==> flow/design.v <==
`timescale 1ns / 1ps
module sparse_detector #(
    parameter WORD_SIZE = 64
)(
    input  wire [WORD_SIZE-1:0] data_in,
    output wire                 is_zero,     
    output wire                 is_sparse    
);
    assign is_zero = (data_in == {WORD_SIZE{1'b0}});
    function integer count_ones;
        input [WORD_SIZE-1:0] v;
        integer i, cnt;
        begin
            cnt = 0;
            for (i = 0; i < WORD_SIZE; i = i + 1)
                cnt = cnt + v[i];
            count_ones = cnt;
        end
    endfunction
    wire [6:0] ones_count = count_ones(data_in);
    assign is_sparse = (ones_count < (WORD_SIZE / 10));
endmodule
`timescale 1ns / 1ps
module adaptive_pe #(
    parameter integer MAX_WIDTH = 64,
    parameter integer MAX_ACC_WIDTH = 20   
)(
    input  wire                         clk,
    input  wire                         reset,
    input  wire                         ce,
    input  wire                         accumulate,
    input  wire                         test_mode,
    input  wire [2:0]                   precision_mode,
    input  wire [MAX_WIDTH-1:0]         weight_in,
    input  wire [MAX_WIDTH-1:0]         activation_in,
    input  wire [MAX_WIDTH-1:0]         mask_in,
    output reg  [MAX_ACC_WIDTH-1:0]     accumulated_sum,
    output wire                         clock_gated,
    output wire                         computation_skipped,
    output wire [2:0]                   active_precision   
);
    reg [6:0] active_bits;       
    reg [5:0] parallel_ops;      
    reg [8:0] max_value;         
    always @(*) begin
        case (precision_mode)
            3'b000: begin   
                active_bits = 7'd64;
                parallel_ops = 6'd64;
                max_value = 9'd1;
            end
            3'b001: begin   
                active_bits = 7'd64;
                parallel_ops = 6'd32;
                max_value = 9'd3;
            end
            3'b010: begin   
                active_bits = 7'd64;
                parallel_ops = 6'd16;
                max_value = 9'd15;
            end
            3'b011: begin   
                active_bits = 7'd64;
                parallel_ops = 6'd8;
                max_value = 9'd255;
            end
            default: begin   
                active_bits = 7'd64;
                parallel_ops = 6'd64;
                max_value = 9'd1;
            end
        endcase
    end
    assign active_precision = precision_mode;
    wire weight_is_zero, activation_is_zero;
    wire weight_is_sparse, activation_is_sparse;
    sparse_detector #(
        .WORD_SIZE(MAX_WIDTH)
    ) weight_detector (
        .data_in(weight_in),
        .is_zero(weight_is_zero),
        .is_sparse(weight_is_sparse)
    );
    sparse_detector #(
        .WORD_SIZE(MAX_WIDTH)
    ) activation_detector (
        .data_in(activation_in),
        .is_zero(activation_is_zero),
        .is_sparse(activation_is_sparse)
    );
    wire skip_compute = weight_is_zero || activation_is_zero;
    assign computation_skipped = skip_compute && ce;
    wire pe_enable = ce && !skip_compute;
    wire acc_enable = pe_enable || test_mode;
    assign clock_gated = !pe_enable;
    reg [MAX_ACC_WIDTH-1:0] compute_result;
    always @(*) begin
        case (precision_mode)
            3'b000: compute_result = compute_1bit();
            3'b001: compute_result = compute_2bit();
            3'b010: compute_result = compute_4bit();
            3'b011: compute_result = compute_8bit();
            default: compute_result = {MAX_ACC_WIDTH{1'b0}};
        endcase
    end
    function [MAX_ACC_WIDTH-1:0] compute_1bit;
        reg [MAX_WIDTH-1:0] xnor_result;
        integer i, count;
        begin
            xnor_result = ~(weight_in ^ activation_in) & mask_in;
            count = 0;
            for (i = 0; i < MAX_WIDTH; i = i + 1) begin
                count = count + xnor_result[i];
            end
            compute_1bit = count[MAX_ACC_WIDTH-1:0];
        end
    endfunction
    function [MAX_ACC_WIDTH-1:0] compute_2bit;
        integer i;
        reg [1:0] w, a;
        reg [3:0] product;
        integer sum;
        begin
            sum = 0;
            for (i = 0; i < 32; i = i + 1) begin
                w = weight_in[i*2 +: 2];
                a = activation_in[i*2 +: 2];
                product = w * a;   
                sum = sum + product;
            end
            compute_2bit = sum[MAX_ACC_WIDTH-1:0];
        end
    endfunction
    function [MAX_ACC_WIDTH-1:0] compute_4bit;
        integer i;
        reg [3:0] w, a;
        reg [7:0] product;
        integer sum;
        begin
            sum = 0;
            for (i = 0; i < 16; i = i + 1) begin
                w = weight_in[i*4 +: 4];
                a = activation_in[i*4 +: 4];
                product = w * a;   
                sum = sum + product;
            end
            compute_4bit = sum[MAX_ACC_WIDTH-1:0];
        end
    endfunction
    function [MAX_ACC_WIDTH-1:0] compute_8bit;
        integer i;
        reg [7:0] w, a;
        reg [15:0] product;
        integer sum;
        begin
            sum = 0;
            for (i = 0; i < 8; i = i + 1) begin
                w = weight_in[i*8 +: 8];
                a = activation_in[i*8 +: 8];
                product = w * a;   
                sum = sum + product;
            end
            compute_8bit = sum[MAX_ACC_WIDTH-1:0];
        end
    endfunction
    always @(posedge clk or posedge reset) begin
        if (reset) begin
            accumulated_sum <= {MAX_ACC_WIDTH{1'b0}};
        end else if (acc_enable) begin
            if (!accumulate) begin
                accumulated_sum <= {MAX_ACC_WIDTH{1'b0}};
            end else begin
                accumulated_sum <= accumulated_sum + compute_result;
            end
        end
    end
endmodule
# Step by step through the tools: adaptive_pe
# The steps from the RTL of adaptive_pe to its reports follow in flow order.
# Lines are those of the file above, counted from 1.
# Cell names lack the library's common part.
# A cell with -- has no value.
[inputs]
design = "adaptive_pe"
clock_port = "clk"
cell_library = "sky130hd"
corner = "tt_025C_1v80"

# Elaborated design
# Yosys after proc, flatten, opt, wreduce and memory -nomap, before mapping. Enables and synchronous resets that opt folds into registers are not counted as muxes. Memory bits, and registers merged into a memory's read port (data or address), are not among the register bits. Print and check cells are not counted. Equal cells are merged and count once.
[classes]
n_mux = 2
n_addsub = 117
eq_ne = 3
logic = 3
reduce_logical = 9
n_mul = 56
[op_table]
columns = ["cell", "count"]
rows = [
  ["8-bit by 8-bit multiplier with 16-bit output", 8],
  ["20-bit by 1-bit adder with 20-bit output", 44],
  ["4-bit by 4-bit multiplier with 8-bit output", 16],
  ["20-bit by 4-bit adder with 20-bit output", 15],
  ["2-bit by 2-bit multiplier with 4-bit output", 32],
  ["64-bit zero test", 2],
  ["20-bit parallel mux with 4-bit select", 1],
  ["64-bit AND", 1],
  ["64-bit XOR", 1],
  ["64-bit NOT", 1],
  ["20-bit by 16-bit adder with 20-bit output", 3],
  ["20-bit by 8-bit adder with 20-bit output", 3],
  ["19-bit by 1-bit adder with 20-bit output", 1],
  ["19-bit by 16-bit adder with 20-bit output", 1],
  ["19-bit by 4-bit adder with 20-bit output", 1],
  ["19-bit by 8-bit adder with 20-bit output", 1],
  ["20-bit adder", 1],
  ["20-bit two-way mux", 1],
  ["18-bit by 1-bit adder with 19-bit output", 1],
  ["18-bit by 16-bit adder with 19-bit output", 1],
  ["18-bit by 4-bit adder with 19-bit output", 1],
  ["18-bit by 8-bit adder with 19-bit output", 1],
  ["17-bit by 1-bit adder with 18-bit output", 1],
  ["17-bit by 16-bit adder with 18-bit output", 1],
  ["17-bit by 4-bit adder with 18-bit output", 1],
  ["17-bit by 8-bit adder with 18-bit output", 1],
  ["16-bit by 1-bit adder with 17-bit output", 1],
  ["16-bit by 16-bit adder with 17-bit output", 1],
]
# Not listed: further kinds 43, cells in them 47.
[bits]
out_inout_bits = 25
elab_cells = 191
reg_bits = 20
in_bits = 200

# Longest topological paths
# Depth = most cells in a row (Yosys ltp): at word level without a register or memory, in the mapped netlist without a sequential cell, where the memories' decode and read muxes count.
[logic_depth]
ltp_word = 69
ABC_AREA = 1
depth_mapped = 45

# After synthesis
# The flow's flattened synthesis, as Yosys stat reports it; memories are mapped. The netlist is that of the ABC_AREA named above (0 if unset); the other value can give another one.
# Totals and module areas in this step are rounded.
[mapped]
yosys_area_um2 = 35900
seqArea_um2 = 500
ffs = 20
stdcells = 4179
[by_type]
columns = ["cell_type", "count", "type_area_um2"]
rows = [
  ["fa_1", 869, 1.74E+04],
  ["ha_1", 546, 6.83E+03],
  ["inv_1", 1524, 5.72E+03],
  ["nand2_1", 679, 2.55E+03],
  ["buf_2", 111, 555.533],
  ["nor2_1", 144, 540.518],
  ["dfrtp_1", 20, 500.48],
  ["a21oi_1", 74, 370.355],
  ["o21ai_0", 50, 250.24],
  ["buf_6", 17, 191.434],
  ["nand3_1", 37, 185.178],
  ["xor2_1", 9, 78.826],
  ["nand4_1", 12, 75.072],
  ["o21ai_1", 12, 60.058],
  ["o21bai_1", 7, 52.55],
  ["nor3_1", 10, 50.048],
  ["nor3_2", 4, 40.038],
  ["buf_4", 5, 37.536],
]
# Other cell types: 25; their cells: 49.

# Worst setup path after synthesis
# Source: OpenSTA report_checks on the synthesized netlist (no wires, ideal clock, input and output delay 20% of the period each), path of least setup slack; recovery checks are left aside. Register names are those of the netlist, which keeps one name where synthesis merged equal registers.
[synth_path]
path_type = "input -> register"
from = "in activation_in[53]"
to = "reg accumulated_sum[13]"
path_delay_ps = 8068
stages = 38
n_path_buf = 1
period_ps = 13000
t_arrival_ps = 10551
setup_slack_ps = 2331
period_less_setup_slack_ps = 10669
# "path_delay_ps" = arrival - input delay + setup time.
# "stages" counts driving pins, that of a launching flip-flop among them; a cell with two outputs on the path counts twice.
# "period_less_setup_slack_ps" is the clock period less the worst setup slack; recovery checks do not enter. This is arithmetic on one report: input and output delays are still those of the set period (20% each).
# Between the ends stands the longest chain of elaborated cells between them, by number of cells; it is not shown to be the way that was timed. Of several equally long chains one is given.
# A line is the first line of the expression or statement that the cell stems from. Yosys adds cells for indexed reads and writes and turns some case tables into memories.
# At most two assigning lines are given for a register; there are more.
[synth_via]
cell_sequence = "buf_2 -> nand2_1 -> inv_1 -> fa_1 -> inv_1 -> fa_1 -> fa_1 -> fa_1 -> fa_1 -> fa_1 -> inv_1 -> fa_1 -> inv_1 -> fa_1 -> fa_1 -> fa_1 -> inv_1 -> ha_1 -> [... 2 more ...] -> nand2_1 -> nand2_1 -> a21oi_1 -> o21ai_0 -> o21ai_0 -> a21o_1 -> nand3_1 -> ha_1 -> nand2_1 -> nand2_1 -> o21bai_1 -> inv_1 -> nand2_1 -> a21oi_1 -> o21bai_1 -> or2_2 -> nand3_1 -> nand2_1"
elab_chain_len = 17
cone_cells = 36
cone_lines = 15
classes_between = "add/sub: 23; mul: 3; mux: 2; logic: 3; reduce/logical: 5"
[synth_rtl]
columns = ["element", "line_no", "text"]
rows = [
  ["start, declared", 35, "input  wire [MAX_WIDTH-1:0]         activation_in,"],
  ["64-bit XOR", 110, "xnor_result = ~(weight_in ^ activation_in) & mask_in;"],
  ["64-bit NOT", 110, ""],
  ["64-bit AND", 110, ""],
  ["20-bit by 1-bit adder with 20-bit output x11", 113, "count = count + xnor_result[i];"],
  ["20-bit parallel mux with 4-bit select", 98, "case (precision_mode)"],
  ["20-bit adder", 173, "accumulated_sum <= accumulated_sum + compute_result;"],
  ["20-bit two-way mux", 170, "if (!accumulate) begin"],
  ["end, assigned", 171, "accumulated_sum <= {MAX_ACC_WIDTH{1'b0}};"],
  ["end, assigned", 173, ""],
  ["end, declared", 37, "output reg  [MAX_ACC_WIDTH-1:0]     accumulated_sum,"],
]

# Timing after layout
# Path of least setup slack in the final report of job 3 (OpenROAD, finished layout, wires in). Where an end is a register, its clock arrival counts in the times.
# The report prints the path's times to 10 ps; the period is as set.
[layout_path]
path_type = "input -> register"
from = "in activation_in[58]"
to = "reg accumulated_sum[19]"
period_ps = 8160
t_arrival_ps = 10270
n_path_buf = 2
stages = 33
setup_slack_ps = -1960
# Between the ends stands the longest chain of elaborated cells between them, by number of cells; it is not shown to be the way that was timed. Of several equally long chains one is given.
# At most two assigning lines are given for a register; there are more.
[layout_via]
cell_sequence = "clkbuf_2 -> buf_4 -> nand2_1 -> fa_1 -> inv_1 -> fa_1 -> fa_1 -> inv_1 -> fa_1 -> fa_1 -> fa_2 -> inv_1 -> fa_1 -> fa_1 -> fa_1 -> ha_1 -> ha_1 -> nand2_1 -> nor3_1 -> and2_1 -> nand4_1 -> nand3_2 -> o21ai_1 -> a21oi_2 -> ha_1 -> nand2_1 -> nor2_4 -> nand4_1 -> or2_4 -> nand3_4 -> nand3_2 -> nand3_2 -> nand2_1"
elab_chain_len = 12
cone_cells = 26
cone_lines = 15
classes_between = "add/sub: 13; mul: 3; mux: 2; logic: 3; reduce/logical: 5"
[layout_rtl]
columns = ["element", "line_no", "text"]
rows = [
  ["start, declared", 35, "input  wire [MAX_WIDTH-1:0]         activation_in,"],
  ["64-bit XOR", 110, "xnor_result = ~(weight_in ^ activation_in) & mask_in;"],
  ["64-bit NOT", 110, ""],
  ["64-bit AND", 110, ""],
  ["20-bit by 1-bit adder with 20-bit output x6", 113, "count = count + xnor_result[i];"],
  ["20-bit parallel mux with 4-bit select", 98, "case (precision_mode)"],
  ["20-bit adder", 173, "accumulated_sum <= accumulated_sum + compute_result;"],
  ["20-bit two-way mux", 170, "if (!accumulate) begin"],
  ["end, assigned", 171, "accumulated_sum <= {MAX_ACC_WIDTH{1'b0}};"],
  ["end, assigned", 173, ""],
  ["end, declared", 37, "output reg  [MAX_ACC_WIDTH-1:0]     accumulated_sum,"],
]

# Top module adaptive_pe; platform sky130hd; tools Yosys and OpenROAD; 4 stored runs in no particular order. Input and output delays are each 20% of the period that was set; the output load is 0.01 pF.
# "worstPathTime_ps": the worst setup path's part of the clock period (all of it between registers, 20% less for each end at a port) less its slack. A launch clock that arrives late makes it longer, a capture clock that arrives late makes it shorter.
# "worstPathTime_ps" is given in steps of 10 ps.
# Results are given in rounded form.

[[run]]
name = "job 1"
[run.settings]
ABC_AREA = 1
CAP_MARGIN = 10
CORE_ASPECT_RATIO = 1.77
CORE_MARGIN = 3
CORE_UTILIZATION = 22
CTS_CLUSTER_DIAMETER = 97
CTS_CLUSTER_SIZE = 46
GPL_ROUTABILITY_DRIVEN = 0
GPL_TIMING_DRIVEN = 0
MAX_ROUTING_LAYER = "met5"
PLACE_DENSITY = 0.85
SETUP_SLACK_MARGIN = 1.2
TNS_END_PERCENT = 90
period_ns = 8.16
SLEW_MARGIN = 20
[run.results]
outcome = "no final report: routing broke off with GRT-0116"

[[run]]
name = "job 2"
[run.settings]
ABC_AREA = 0
CAP_MARGIN = 15
CELL_PAD_IN_SITES_GLOBAL_PLACEMENT = 2
CORE_ASPECT_RATIO = 0.93
CORE_UTILIZATION = 44
GPL_ROUTABILITY_DRIVEN = 1
GPL_TIMING_DRIVEN = 1
MAX_ROUTING_LAYER = "met5"
MIN_ROUTING_LAYER = "met2"
PLACE_DENSITY_LB_ADDON = 0.02
SLEW_MARGIN = 15
TNS_END_PERCENT = 100
period_ns = 11.1
CORE_MARGIN = 2
[run.results]
outcome = "no final report: routing broke off with GRT-0116"

[[run]]
name = "job 3"
[run.settings]
ABC_AREA = 1
CAP_MARGIN = 10
CORE_ASPECT_RATIO = 1.77
CORE_MARGIN = 3
CORE_UTILIZATION = 22
CTS_CLUSTER_DIAMETER = 97
CTS_CLUSTER_SIZE = 10
GPL_ROUTABILITY_DRIVEN = 1
GPL_TIMING_DRIVEN = 0
MAX_ROUTING_LAYER = "met5"
PLACE_DENSITY = 0.85
SETUP_SLACK_MARGIN = 1.2
TNS_END_PERCENT = 5
period_ns = 8.16
SLEW_MARGIN = 20
[run.results]
timing.setup.tns_ps = -30100
layout_stdcell_area_um2 = 44800
design_die_area_um2 = 168000
fin_hold_ws_ps = 564
synthesis_area_um2 = 35900
final_setup_ws_ps = -1960
worstPathTime_ps = 8490
critical_path_type = "input -> register"

[[run]]
name = "job 4"
[run.settings]
CAP_MARGIN = 20
CELL_PAD_IN_SITES_DETAIL_PLACEMENT = 1
CORE_ASPECT_RATIO = 0.99
CORE_MARGIN = 4
CORE_UTILIZATION = 72
MAX_ROUTING_LAYER = "met5"
PLACE_DENSITY_LB_ADDON = 0.11
SETUP_SLACK_MARGIN = 4.42
SLEW_MARGIN = 15
TNS_END_PERCENT = 85
period_ns = 15.7
[run.results]
outcome = "no final report: placement broke off with DPL-0033"
